==> flow/design.v <==
`timescale 1ns / 1ps
module ALU(output_data, zero, sourceA, sourceB, ALUSel);
parameter word_size = 32;
input [word_size-1:0] sourceA, sourceB;
input [2:0] ALUSel; 
output reg [word_size-1:0] output_data;
output zero;
always @(sourceA, sourceB, ALUSel) begin
	case (ALUSel)
		3'b000: output_data = sourceA + sourceB;
		3'b001: output_data = sourceA - sourceB;
		3'b010: output_data = ($signed(sourceA) < $signed(sourceB))? 1 : 0;
		3'b011: output_data = (sourceA >> sourceB);
		3'b100: output_data = (sourceA << sourceB);
		3'b101: output_data = sourceA | sourceB;
		4'b110: output_data = sourceA & sourceB;
		4'b111: output_data = sourceA ^ sourceB;
		default: output_data = 0;
	endcase
end
assign zero = (output_data == 0);
endmodule
`timescale 1ns / 1ps
module RegFile (rna,rnb,d,wn,we,clk,clrn,qa,qb);
	input 	[4:0]	rna,rnb,wn;
	input 	[31:0] 	d;
	input		we,clk,clrn;
	output 	[31:0] 	qa,qb;
	reg 	[31:0] 	register [0:31];  
	assign qa = (rna == 0)? 0 : register[rna];  
	assign qb = (rnb == 0)? 0 : register[rnb];  
	always @(posedge clk) begin
		if ((wn != 0) && (we == 1))  
			register[wn] <= d;
	end
endmodule
`timescale 1ns / 1ps
module holding_reg(output_data, input_data, write, clk, reset, resetData);
parameter word_size = 32;
input [word_size-1:0] input_data;
input [word_size-1:0] resetData;
input	write, clk, reset;
output [word_size-1:0] output_data;
reg [word_size-1:0] content;
assign output_data = content;
always @(posedge clk) begin
	if (reset) begin
		content <= resetData;
	end
	else if (write) begin
		content <= input_data;
	end
end
endmodule
`timescale 1ns / 1ps
module mux_1bit(output_data, input_data0, input_data1, select);
parameter word_size = 32;
input select;
input [word_size-1:0] input_data0, input_data1;
output reg [word_size-1:0] output_data;
always @(select or input_data0 or input_data1) begin
	case (select)
		0: output_data <= input_data0;
		1: output_data <= input_data1;
		default: output_data <= 0;
	endcase
end
endmodule
`timescale 1ns / 1ps
module mux_2bit(output_data, input_data0, input_data1, input_data2, input_data3, select);
parameter word_size = 32;
input [1:0] select;
input [word_size-1:0] input_data0, input_data1, input_data2, input_data3;
output reg [word_size-1:0] output_data;
always @(input_data0 or input_data1 or input_data2 or input_data3 or select) begin
	case (select)
		0: output_data <= input_data0;
		1: output_data <= input_data1;
		2: output_data <= input_data2;
		3: output_data <= input_data3;
		default: output_data <= 0;
	endcase
end
endmodule
`timescale 1ns / 1ps
module read_mux(output_data, input_data0, input_data1, input_data2, select);
parameter word_size = 5;
input [1:0] select;
input [word_size-1:0] input_data0, input_data1, input_data2;
output reg [word_size-1:0] output_data;
always @(select or input_data0 or input_data1 or input_data2) begin
	case (select)
		2'b00: output_data <= input_data0;
		2'b01: output_data <= input_data1;
		2'b10: output_data <= input_data2;
		default: output_data <= 0;
	endcase
end
endmodule
`timescale 1ns / 1ps
module sign_extend(input_data, output_data);
parameter word_size = 32;
parameter imm_size = 16;
input [imm_size-1:0] input_data;
output [word_size-1:0] output_data;
assign output_data = $signed(input_data);
endmodule
`timescale 1ns / 1ps
module zero_extend(input_data, output_data);
parameter word_size = 32;
parameter imm_size = 16;
input [imm_size-1:0] input_data;
output [word_size-1:0] output_data;
assign output_data = $unsigned(input_data);
endmodule
`timescale 1ns / 1ps
module sa_extend(input_data, output_data);
parameter word_size = 32;
parameter sa_size = 5;
input [sa_size-1:0] input_data;
output [word_size-1:0] output_data;
assign output_data = $unsigned(input_data);
endmodule
`timescale 1ns / 1ps
module CU(decode, clk, reset, zero, RegWre, PCWre, IRWre, ALUSrcB, ALUOp, ALUM2Reg, RegOut, DataMemRw,
     PCSrc, ExtSel, InsMemRW, WrRegData, SAExt , state, next_state, halted);
	input clk;
	input reset;
	input [5:0] decode;
	input zero;
	output reg RegWre,PCWre,IRWre,ALUSrcB,ALUM2Reg,DataMemRw,ExtSel, InsMemRW, WrRegData, SAExt;
	output reg [1:0] PCSrc;
	output reg [1:0] RegOut;
	output reg [2:0] ALUOp;
	output reg [2:0] state;
	output reg [2:0] next_state;
	output reg halted;
	parameter [2:0] sif   = 3'b000,
						 sid   = 3'b001,
						 sexe1 = 3'b110,
						 sexe2 = 3'b101,
						 sexe3 = 3'b010,
						 smem  = 3'b011,
						 swb1  = 3'b111,
						 swb2  = 3'b100;
	parameter [5:0] op_add  = 6'b000000,
						 op_sub  = 6'b000001,
						 op_addi = 6'b000010,
						 op_or   = 6'b010000,
						 op_and  = 6'b010001,
						 op_ori  = 6'b010010,
						 op_sll  = 6'b011000,
						 op_move = 6'b100000,
						 op_slt  = 6'b100111,
						 op_sw   = 6'b110000,
						 op_lw   = 6'b110001,
						 op_beq  = 6'b110100,
						 op_j    = 6'b111000,
						 op_jr   = 6'b111001,
						 op_jal  = 6'b111010,
						 op_halt = 6'b111111;
	always @(posedge clk) begin
		if (reset) begin
			state <= sif;
			halted <= 0;
		end else begin
			state <= next_state;
			if (state == sid && decode == op_halt)
				halted <= 1;
		end
	end
	always @(*) begin
		PCWre = 0;       
		IRWre = 0;       
		PCSrc = 2'b00;   
		ExtSel = 0;      
		SAExt = 0;       
		ALUSrcB = 0;     
		ALUOp = 3'b000;  
		DataMemRw = 0;   
		ALUM2Reg = 0;    
		RegOut = 2'b10;  
		RegWre = 0;      
		WrRegData = 0;   
		InsMemRW = 0;    
		next_state = state;
		if (reset) begin
			IRWre = 1;
			next_state = sif;
		end else begin
			case (state)
				sif: begin
					next_state = sid;
					IRWre = 1;
				end
				sid: begin
					case (decode)
						op_add : begin next_state = sexe1; end
						op_sub : begin next_state = sexe1; end
						op_addi: begin next_state = sexe1; ExtSel = 1; end
						op_or  : begin next_state = sexe1; end
						op_and : begin next_state = sexe1; end
						op_ori : begin next_state = sexe1; ExtSel = 1; end
						op_move: begin next_state = sexe1; end
						op_slt : begin next_state = sexe1; end
						op_sll : begin next_state = sexe1; end
						op_beq : begin next_state = sexe2; ExtSel = 1; end
						op_sw  : begin next_state = sexe3; ExtSel = 1; end
						op_lw  : begin next_state = sexe3; ExtSel = 1; end
						op_j   : begin next_state = sif; PCWre = 1; PCSrc = 2'b11; end
						op_jal : begin next_state = sif; PCWre = 1; PCSrc = 2'b11; RegOut = 2'b00; RegWre = 1; end
						op_jr  : begin next_state = sif; PCWre = 1; PCSrc = 2'b10; end
						op_halt: begin next_state = sif; end
						default: ;
					endcase
				end
				sexe1: begin
					next_state = swb1;
					WrRegData = 1;
					case (decode)
						op_add :begin ALUOp = 3'b000; end
						op_sub :begin ALUOp = 3'b001; end
						op_addi:begin ALUOp = 3'b000; ALUSrcB = 1; end
						op_or  :begin ALUOp = 3'b101; end
						op_and :begin ALUOp = 3'b110; end
						op_ori :begin ALUOp = 3'b101; ALUSrcB = 1; end
						op_move:begin ALUOp = 3'b000; end
						op_slt :begin ALUOp = 3'b010; end
						op_sll :begin ALUOp = 3'b100; ALUSrcB = 1; SAExt = 1; end
						default: ;
					endcase
				end
				sexe2: begin
					next_state = sif;
					ALUOp = 3'b001;
					PCWre = 1;
					PCSrc = zero ? 2'b01 : 2'b00;
				end
				sexe3: begin
					case (decode)
						op_sw  : begin next_state = smem; ALUOp = 3'b000; ALUSrcB = 1; end
						op_lw  : begin next_state = smem; ALUOp = 3'b000; ALUSrcB = 1; end
						default: ;
					endcase
				end
				smem: begin
					case (decode)
						op_sw  : begin next_state = sif; DataMemRw = 1; PCWre = 1; end
						op_lw  : begin next_state = swb2; ALUM2Reg = 1; end
						default: ;
					endcase
				end
				swb1: begin
					next_state = sif;
					PCWre = 1;
					WrRegData = 1;
					RegWre = 1;
					case (decode)
						op_add : begin RegOut = 2'b10; end
						op_sub : begin RegOut = 2'b10; end
						op_addi: begin RegOut = 2'b01; end
						op_or  : begin RegOut = 2'b10; end
						op_and : begin RegOut = 2'b10; end
						op_ori : begin RegOut = 2'b01; end
						op_move: begin RegOut = 2'b10; end
						op_slt : begin RegOut = 2'b10; end
						op_sll : begin RegOut = 2'b10; end
						default: ;
					endcase
				end
				swb2: begin
					next_state = sif;
					PCWre = 1;
					WrRegData = 1;
					RegWre = 1;
					RegOut = 2'b01;
				end
			endcase
		end
	end
endmodule
`timescale 1ns / 1ps
module DataPath(decode, clk, reset, zero, RegWre, PCWre, IRWre, ALUSrcB, ALUOp, ALUM2Reg, RegOut, DataMemRw,
     PCSrc, ExtSel, InsMemRW, WrRegData, SAExt, initPC, PCout,
     IMout, DMout, DAddr, DWData, DWe);
	input clk;
	input reset;
	output [5:0] decode;
	output zero;
	input RegWre,PCWre,ALUSrcB,ALUM2Reg,DataMemRw,ExtSel, InsMemRW, IRWre, WrRegData, SAExt;
	input [1:0] PCSrc;
	input [1:0] RegOut;
	input [2:0] ALUOp;
	input [31:0] initPC;
	input [31:0] IMout;       
	input [31:0] DMout;       
	output [31:0] DAddr;
	output [31:0] DWData;
	output DWe;
	parameter word_size = 32;
	parameter zero32 = 32'h0000;
	wire [word_size-1:0] PCin; 
	output [word_size-1:0] PCout;
	wire [word_size-1:0] IRout;
	wire [word_size-1:0] MDRout;
	wire [word_size-1:0] MDRin;
	wire [word_size-1:0] immZE, immSE, saSAE;
	wire [4:0] write_address;
	wire [word_size-1:0] write_data;
	wire [word_size-1:0] read_data_1, read_data_2;
	wire [word_size-1:0] Aout, Bout;
	wire [word_size-1:0] top_extend_wire;
	wire [word_size-1:0] origin_extend_wire;
	wire [word_size-1:0]	sourceB;
	wire [word_size-1:0] ALU_wire;
	wire [word_size-1:0] ALUOut_wire;
	wire [15:0] immediate;
	wire [4:0] rs, rt, rd, sa;
	wire [25:0] j_address;
	assign decode = IRout[31:26];
	assign immediate = IRout[15:0];
	assign rs = IRout[25:21];
	assign rt = IRout[20:16];
	assign rd = IRout[15:11];
	assign sa = IRout[10:6];
	assign j_address[25:0] = IRout[25:0];
	assign DAddr = ALUOut_wire;
	assign DWData = Bout;
	assign DWe = DataMemRw;
	RegFile		RF(rs, rt, write_data, write_address, RegWre,
						clk, 1'b1, read_data_1, read_data_2);
	holding_reg IR(IRout, IMout, IRWre, clk, reset, zero32);
	holding_reg	A(Aout, read_data_1, 1'b1, clk, reset, zero32);
	holding_reg B(Bout, read_data_2, 1'b1, clk, reset, zero32);
	holding_reg	ALUOut(ALUOut_wire, ALU_wire, 1'b1, clk, reset, zero32);
	holding_reg MDR(MDRout, MDRin, 1'b1, clk, reset, zero32);
	zero_extend	ZE(immediate, immZE);
	sign_extend SE(immediate, immSE);
	sa_extend   SAE(sa, saSAE);
	mux_1bit extend_mux(origin_extend_wire, immZE, immSE, ExtSel);
	mux_1bit sa_extend_mux(top_extend_wire, origin_extend_wire, saSAE,  SAExt);
	read_mux	read_sel_mux(write_address, 5'b11111, rt, rd, RegOut); 
	mux_1bit write_data_mux(write_data,PCout+4, MDRout,  WrRegData);
	mux_1bit ALUSrcB_mux(sourceB, Bout, top_extend_wire, ALUSrcB);
	mux_1bit ALUM2Reg_mux(MDRin, ALU_wire, DMout, ALUM2Reg);
	wire [31:0] jump_address;
	assign jump_address[31:28] = PCout[31:28];
	assign jump_address[27:2] = j_address[25:0];
	assign jump_address[1:0] = 2'b00;
	mux_2bit	PC_mux(PCin,
						 PCout+4,        
						 PCout+4+(immSE<<2),  
						 read_data_1,    
						 jump_address,  
						 PCSrc);
	holding_reg	PC(PCout, PCin, PCWre, clk, reset, initPC);
	ALU	mainALU(ALU_wire, zero, Aout, sourceB, ALUOp);
endmodule
`timescale 1ns / 1ps
module CPU(clk, reset, initPC,
			  imem_addr, imem_rdata,
			  dmem_addr, dmem_wdata, dmem_we, dmem_rdata,
			  halted);
	input clk, reset;
	input [31:0] initPC;
	output [31:0] imem_addr;
	input  [31:0] imem_rdata;
	output [31:0] dmem_addr;
	output [31:0] dmem_wdata;
	output dmem_we;
	input  [31:0] dmem_rdata;
	output halted;
	wire [5:0] decode;
	wire zero, RegWre,PCWre,ALUSrcB,ALUM2Reg,DataMemRw,ExtSel, InsMemRW, IRWre, WrRegData, SAExt;
	wire [1:0] PCSrc;
	wire [1:0] RegOut;
	wire [2:0] ALUOp;
	wire [2:0] state, next_state;
	wire [31:0] PCout;
	assign imem_addr = PCout;
	CU _CU(decode, clk, reset, zero, RegWre, PCWre, IRWre, ALUSrcB, ALUOp, ALUM2Reg, RegOut, DataMemRw,
     PCSrc, ExtSel, InsMemRW, WrRegData, SAExt, state, next_state, halted);
	DataPath _DataPath(decode, clk, reset, zero, RegWre, PCWre, IRWre, ALUSrcB, ALUOp, ALUM2Reg, RegOut, DataMemRw,
     PCSrc, ExtSel, InsMemRW, WrRegData, SAExt, initPC, PCout,
     imem_rdata, dmem_rdata, dmem_addr, dmem_wdata, dmem_we);
endmodule
# Reports on CPU
# What the tools print for CPU, step after step.
# Line numbers count from 1 in the design file above.
# Operators carry their Yosys type and port widths (W data, S select, Z words).
# Cell names lack the library's common part.
# The mark - stands for no value.
# inputs
design	CPU
clock_port	clk
cell_library	sky130hd
corner	tt_025C_1v80

# Word level
# Yosys after proc, flatten, opt, wreduce and memory -nomap, before mapping. Print and check cells are not counted. Equal cells are merged and count once.
# Memory sizes are those after Yosys's memory passes, which may raise the word count (mostly to a power of two), join words into wider ones and drop unused or constant bits.
# op_classes
shift	2
eq_ne	38
muxes	58
n_logic	8
compare	1
add_sub_neg	4
reduce_logical	37
# op_table
operator	count
$pmux W32 S2	5
$pmux W32 S8	1
$pmux W32 S4	1
$mux W32	4
$add A32 B32 Y32	2
$eq A6 B6 Y1 const B	9
$add A32 B3 Y32 const B	1
$sub A32 B32 Y32	1
$lt A32 B32 Y1	1
$and A32 B32 Y32	1
$or A32 B32 Y32	1
$xor A32 B32 Y32	1
$shl A32 B32 Y32	1
$shr A32 B32 Y32	1
$logic_not A32 Y1	1
$reduce_or A7 Y1	4
$eq A3 B3 Y1 const B	8
$eq A6 B5 Y1 const B	4
$mux W1	20
$reduce_or A6 Y1	3
$pmux W3 S6	1
$reduce_or A3 Y1	5
$reduce_or A5 Y1	3
$pmux W5 S3	1
$pmux W3 S5	1
$mux W5	3
$reduce_or A2 Y1	6
$eq A3 B2 Y1 const B	4
# Not listed: further kinds 31, cells in them 54.
# word_totals
clocked_rd_ports_x_width	64
word_cells	157
output_inout_bits	98
register_bits	164
memories	1
ramBits	1024
input_bits	98
# memory_table
name	size	width	read_ports	wr	line	source
_DataPath.RF.register	32	32	2	1	29	reg [31:0] register [0:31];

# Depth
# Longest topological path by Yosys (ltp), each cell counted once; first at word level (registers and memories cut), then after technology mapping (sequential cells cut; the memories' decode and read muxes count).
# logic_depth
depth_word	20
ABC_AREA	1
ltp_mapped	42
depth_no_buf	40

# Mapped cells and area
# Source: synth_stat.txt of the flow (Yosys; design flattened, memories mapped). It holds for the ABC_AREA given above (unset counts as 0); a run with the other value may have another netlist.
# by_type
cell	count	type_area_um2
edfxtp_1	1056	3.17E+04
o21ai_0	1223	6120.87
nor2_1	1095	4.11E+03
nand2_1	1049	3.94E+03
dfxtp_1	174	3.48E+03
nand3_1	399	2E+03
inv_1	501	1.88E+03
a21oi_1	366	1.83E+03
clkbuf_1	466	1.75E+03
ha_1	136	1.7E+03
o221ai_1	185	1.62E+03
o22ai_1	184	1.15E+03
o211ai_1	144	1.08E+03
nand4_1	71	444.176
xor2_1	40	350.336
a211oi_1	34	255.245
a2bb2oi_1	28	245.235
a31oi_1	37	231.472
# Other cell types: 42; their cells: 366.
# synth_totals
sequential_area_um2	35193.8
n_buf	553
yosys_area_um2	66262.3
ff_cells	1230
mapped_cells	7554

# Worst setup path after synthesis
# OpenSTA on the mapped netlist: ideal clock, no wires. The path of least setup slack (recovery checks aside). Input and output delay are each 20% of the period. Register names are those of the netlist, which keeps one name where synthesis merged equal registers.
# synth_timing
path_kind	input-to-reg
start	input port reset
end	register _DataPath.PC.content[10]
arrival_time_ns	6.850
n_path_buf	7
setup_slack_ns	2.898
t_required_ns	9.748
launch_ns	2.000
delay_ns	5.102
setup_time_ns	0.252
path_stages	41
tclk_ns	10.0
input_delay_ns	2.000
synth_period_reached_ns	7.102
# "delay_ns" is the arrival time less input delay plus setup time.
# "path_stages" counts driving pins, that of a launching flip-flop among them; a cell with two outputs on the path counts twice.
# "synth_period_reached_ns" = period - worst setup slack (recovery checks aside). The figure is calculated, with input and output delays left at 20% of the set period.
# Between the ends stands the longest chain of elaborated cells between them, by number of cells; it is not shown to be the way that was timed. Of several equally long chains one is given.
# A line is the first line of the expression or statement that the cell stems from. Yosys adds cells for indexed reads and writes and turns some case tables into memories.
# Ways into the end's enable are left out, as the timed path ends at the data pin.
# synth_between
path_cell_list	buf_2 -> inv_2 -> nand2_1 -> nor2_4 -> nand2_4 -> nand2_4 -> buf_6 -> buf_4 -> nand3_1 -> o21ai_0 -> buf_2 -> buf_1 -> ha_1 -> clkbuf_1 -> a21oi_1 -> nand2_1 -> a21oi_1 -> o21ai_1 -> [5 not listed] -> nand2_1 -> nand2_1 -> nand2_1 -> nand2_1 -> nand2_1 -> a21oi_1 -> nand2_1 -> nand2_1 -> nor2_1 -> nor2_1 -> nand2_1 -> nor2_1 -> nand2_4 -> nand3_4 -> buf_2 -> nand4_1 -> nand2_1 -> nand2_1
elab_chain_len	16
cells_between	40
lines_between	17
cone_classes	2 x add/sub; 1 x compare; 10 x eq/ne; 2 x shift; 16 x mux; 6 x logic; 3 x reduce/logical
# synth_lines
item	line	source
start, declared	364	input clk, reset;
$mux W1	187	if (reset) begin
$not A1 Y1	62	case (select)
$pmux W32 S2 x3	62
$lt A32 B32 Y1	12	3'b010: output_data = ($signed(sourceA) < $signed(sourceB))? 1 : 0;
$mux W1	12
$pmux W32 S8	9	case (ALUSel)
$logic_not A32 Y1	21	assign zero = (output_data == 0);
$mux W1	237	PCSrc = zero ? 2'b01 : 2'b00;
$pmux W2 S3	191	case (state)
$mux W2	187
$eq A2 B2 Y1	76	case (select)
$pmux W32 S4	76
$mux W32	50	else if (write) begin
$mux W32	47	if (reset) begin
end, assigned	48	content <= resetData;
end, assigned	51	content <= input_data;
end, declared	44	reg [word_size-1:0] content;

# Path in the finished layout
# Path of least setup slack in the final report of entry A (OpenROAD, finished layout, wires in). Where an end is a register, its clock arrival counts in the times.
# layout_timing
path_kind	input-to-reg
start	input port reset
end	register _DataPath.PC.content[31]
launch_ns	2.00
input_delay_ns	2.00
n_path_buf	1
arrival_time_ns	8.88
tclk_ns	10.0
path_stages	31
setup_slack_ns	1.67
setup_time_ns	0.24
t_required_ns	10.55
# Between the ends stands the longest chain of elaborated cells between them, by number of cells; it is not shown to be the way that was timed. Of several equally long chains one is given.
# Ways into the end's enable are left out, as the timed path ends at the data pin.
# layout_between
path_cell_list	buf_4 -> nor2_1 -> nand2_1 -> nand2_4 -> inv_2 -> nor2_1 -> nand2_1 -> inv_1 -> a21oi_1 -> ha_1 -> inv_1 -> nand3_1 -> nor4_1 -> nand3_1 -> nand3_1 -> a31oi_1 -> o21ai_1 -> a21boi_0 -> xor2_1 -> o221ai_1 -> clkinv_1 -> nand2_1 -> nor2_1 -> nand2_1 -> nor2_1 -> nand2_4 -> nand3_4 -> o21ai_1 -> inv_1 -> nand2_1 -> nand2_1
elab_chain_len	16
cells_between	40
lines_between	17
cone_classes	2 x add/sub; 1 x compare; 10 x eq/ne; 2 x shift; 16 x mux; 6 x logic; 3 x reduce/logical
# layout_lines
item	line	source
start, declared	364	input clk, reset;
$mux W1	187	if (reset) begin
$not A1 Y1	62	case (select)
$pmux W32 S2 x3	62
$lt A32 B32 Y1	12	3'b010: output_data = ($signed(sourceA) < $signed(sourceB))? 1 : 0;
$mux W1	12
$pmux W32 S8	9	case (ALUSel)
$logic_not A32 Y1	21	assign zero = (output_data == 0);
$mux W1	237	PCSrc = zero ? 2'b01 : 2'b00;
$pmux W2 S3	191	case (state)
$mux W2	187
$eq A2 B2 Y1	76	case (select)
$pmux W32 S4	76
$mux W32	50	else if (write) begin
$mux W32	47	if (reset) begin
end, assigned	48	content <= resetData;
end, assigned	51	content <= input_data;
end, declared	44	reg [word_size-1:0] content;

# Record of 3 stored runs of the RTL-to-layout flow on CPU, platform sky130hd. The runs are unordered. Constraints: input delay and output delay 20% of the set period each, output load 0.01 pF.
# "worst_path_time_ns" means the part of the period allowed to the worst setup path (the constraints hold back 20% at inputs and 20% at outputs) less its slack; where the path has registers, the arrival times of their clocks count too.
# A setting shown as -- is not set for that run.
run name	ABC_AREA	CAP_MARGIN	CORE_MARGIN	CORE_UTILIZATION	CTS_CLUSTER_DIAMETER	GPL_ROUTABILITY_DRIVEN	HOLD_SLACK_MARGIN	MAX_ROUTING_LAYER	SLEW_MARGIN	period_ns	CELL_PAD_IN_SITES_GLOBAL_PLACEMENT	CORE_ASPECT_RATIO	PLACE_DENSITY_LB_ADDON	SETUP_SLACK_MARGIN	holdWs_ns	worst_path_time_ns	worst_setup_path_type	synth_area_um2	dieArea_um2	setupTns_ns	cell_area_final_um2	post_route_util_pct	worst_setup_slack_ns
entry A	1	0	9	40	223	0	0.26	met4	30	10.0	--	--	--	--	0.498	6.33	input-to-reg	66262.3	180634.0	0.000	75339.8	46.0	1.668
entry B	--	30	2	42	355	0	--	--	20	8.0	1	1.56	0.16	0.31	0.469	5.86	input-to-reg	64600.7	157041.0	0.000	75413.6	49.4	0.544
entry C	--	20	2	40	--	--	--	--	20	9.05	--	--	--	--	0.507	6.35	input-to-reg	64600.7	164730.0	0.000	74941.9	46.7	0.887
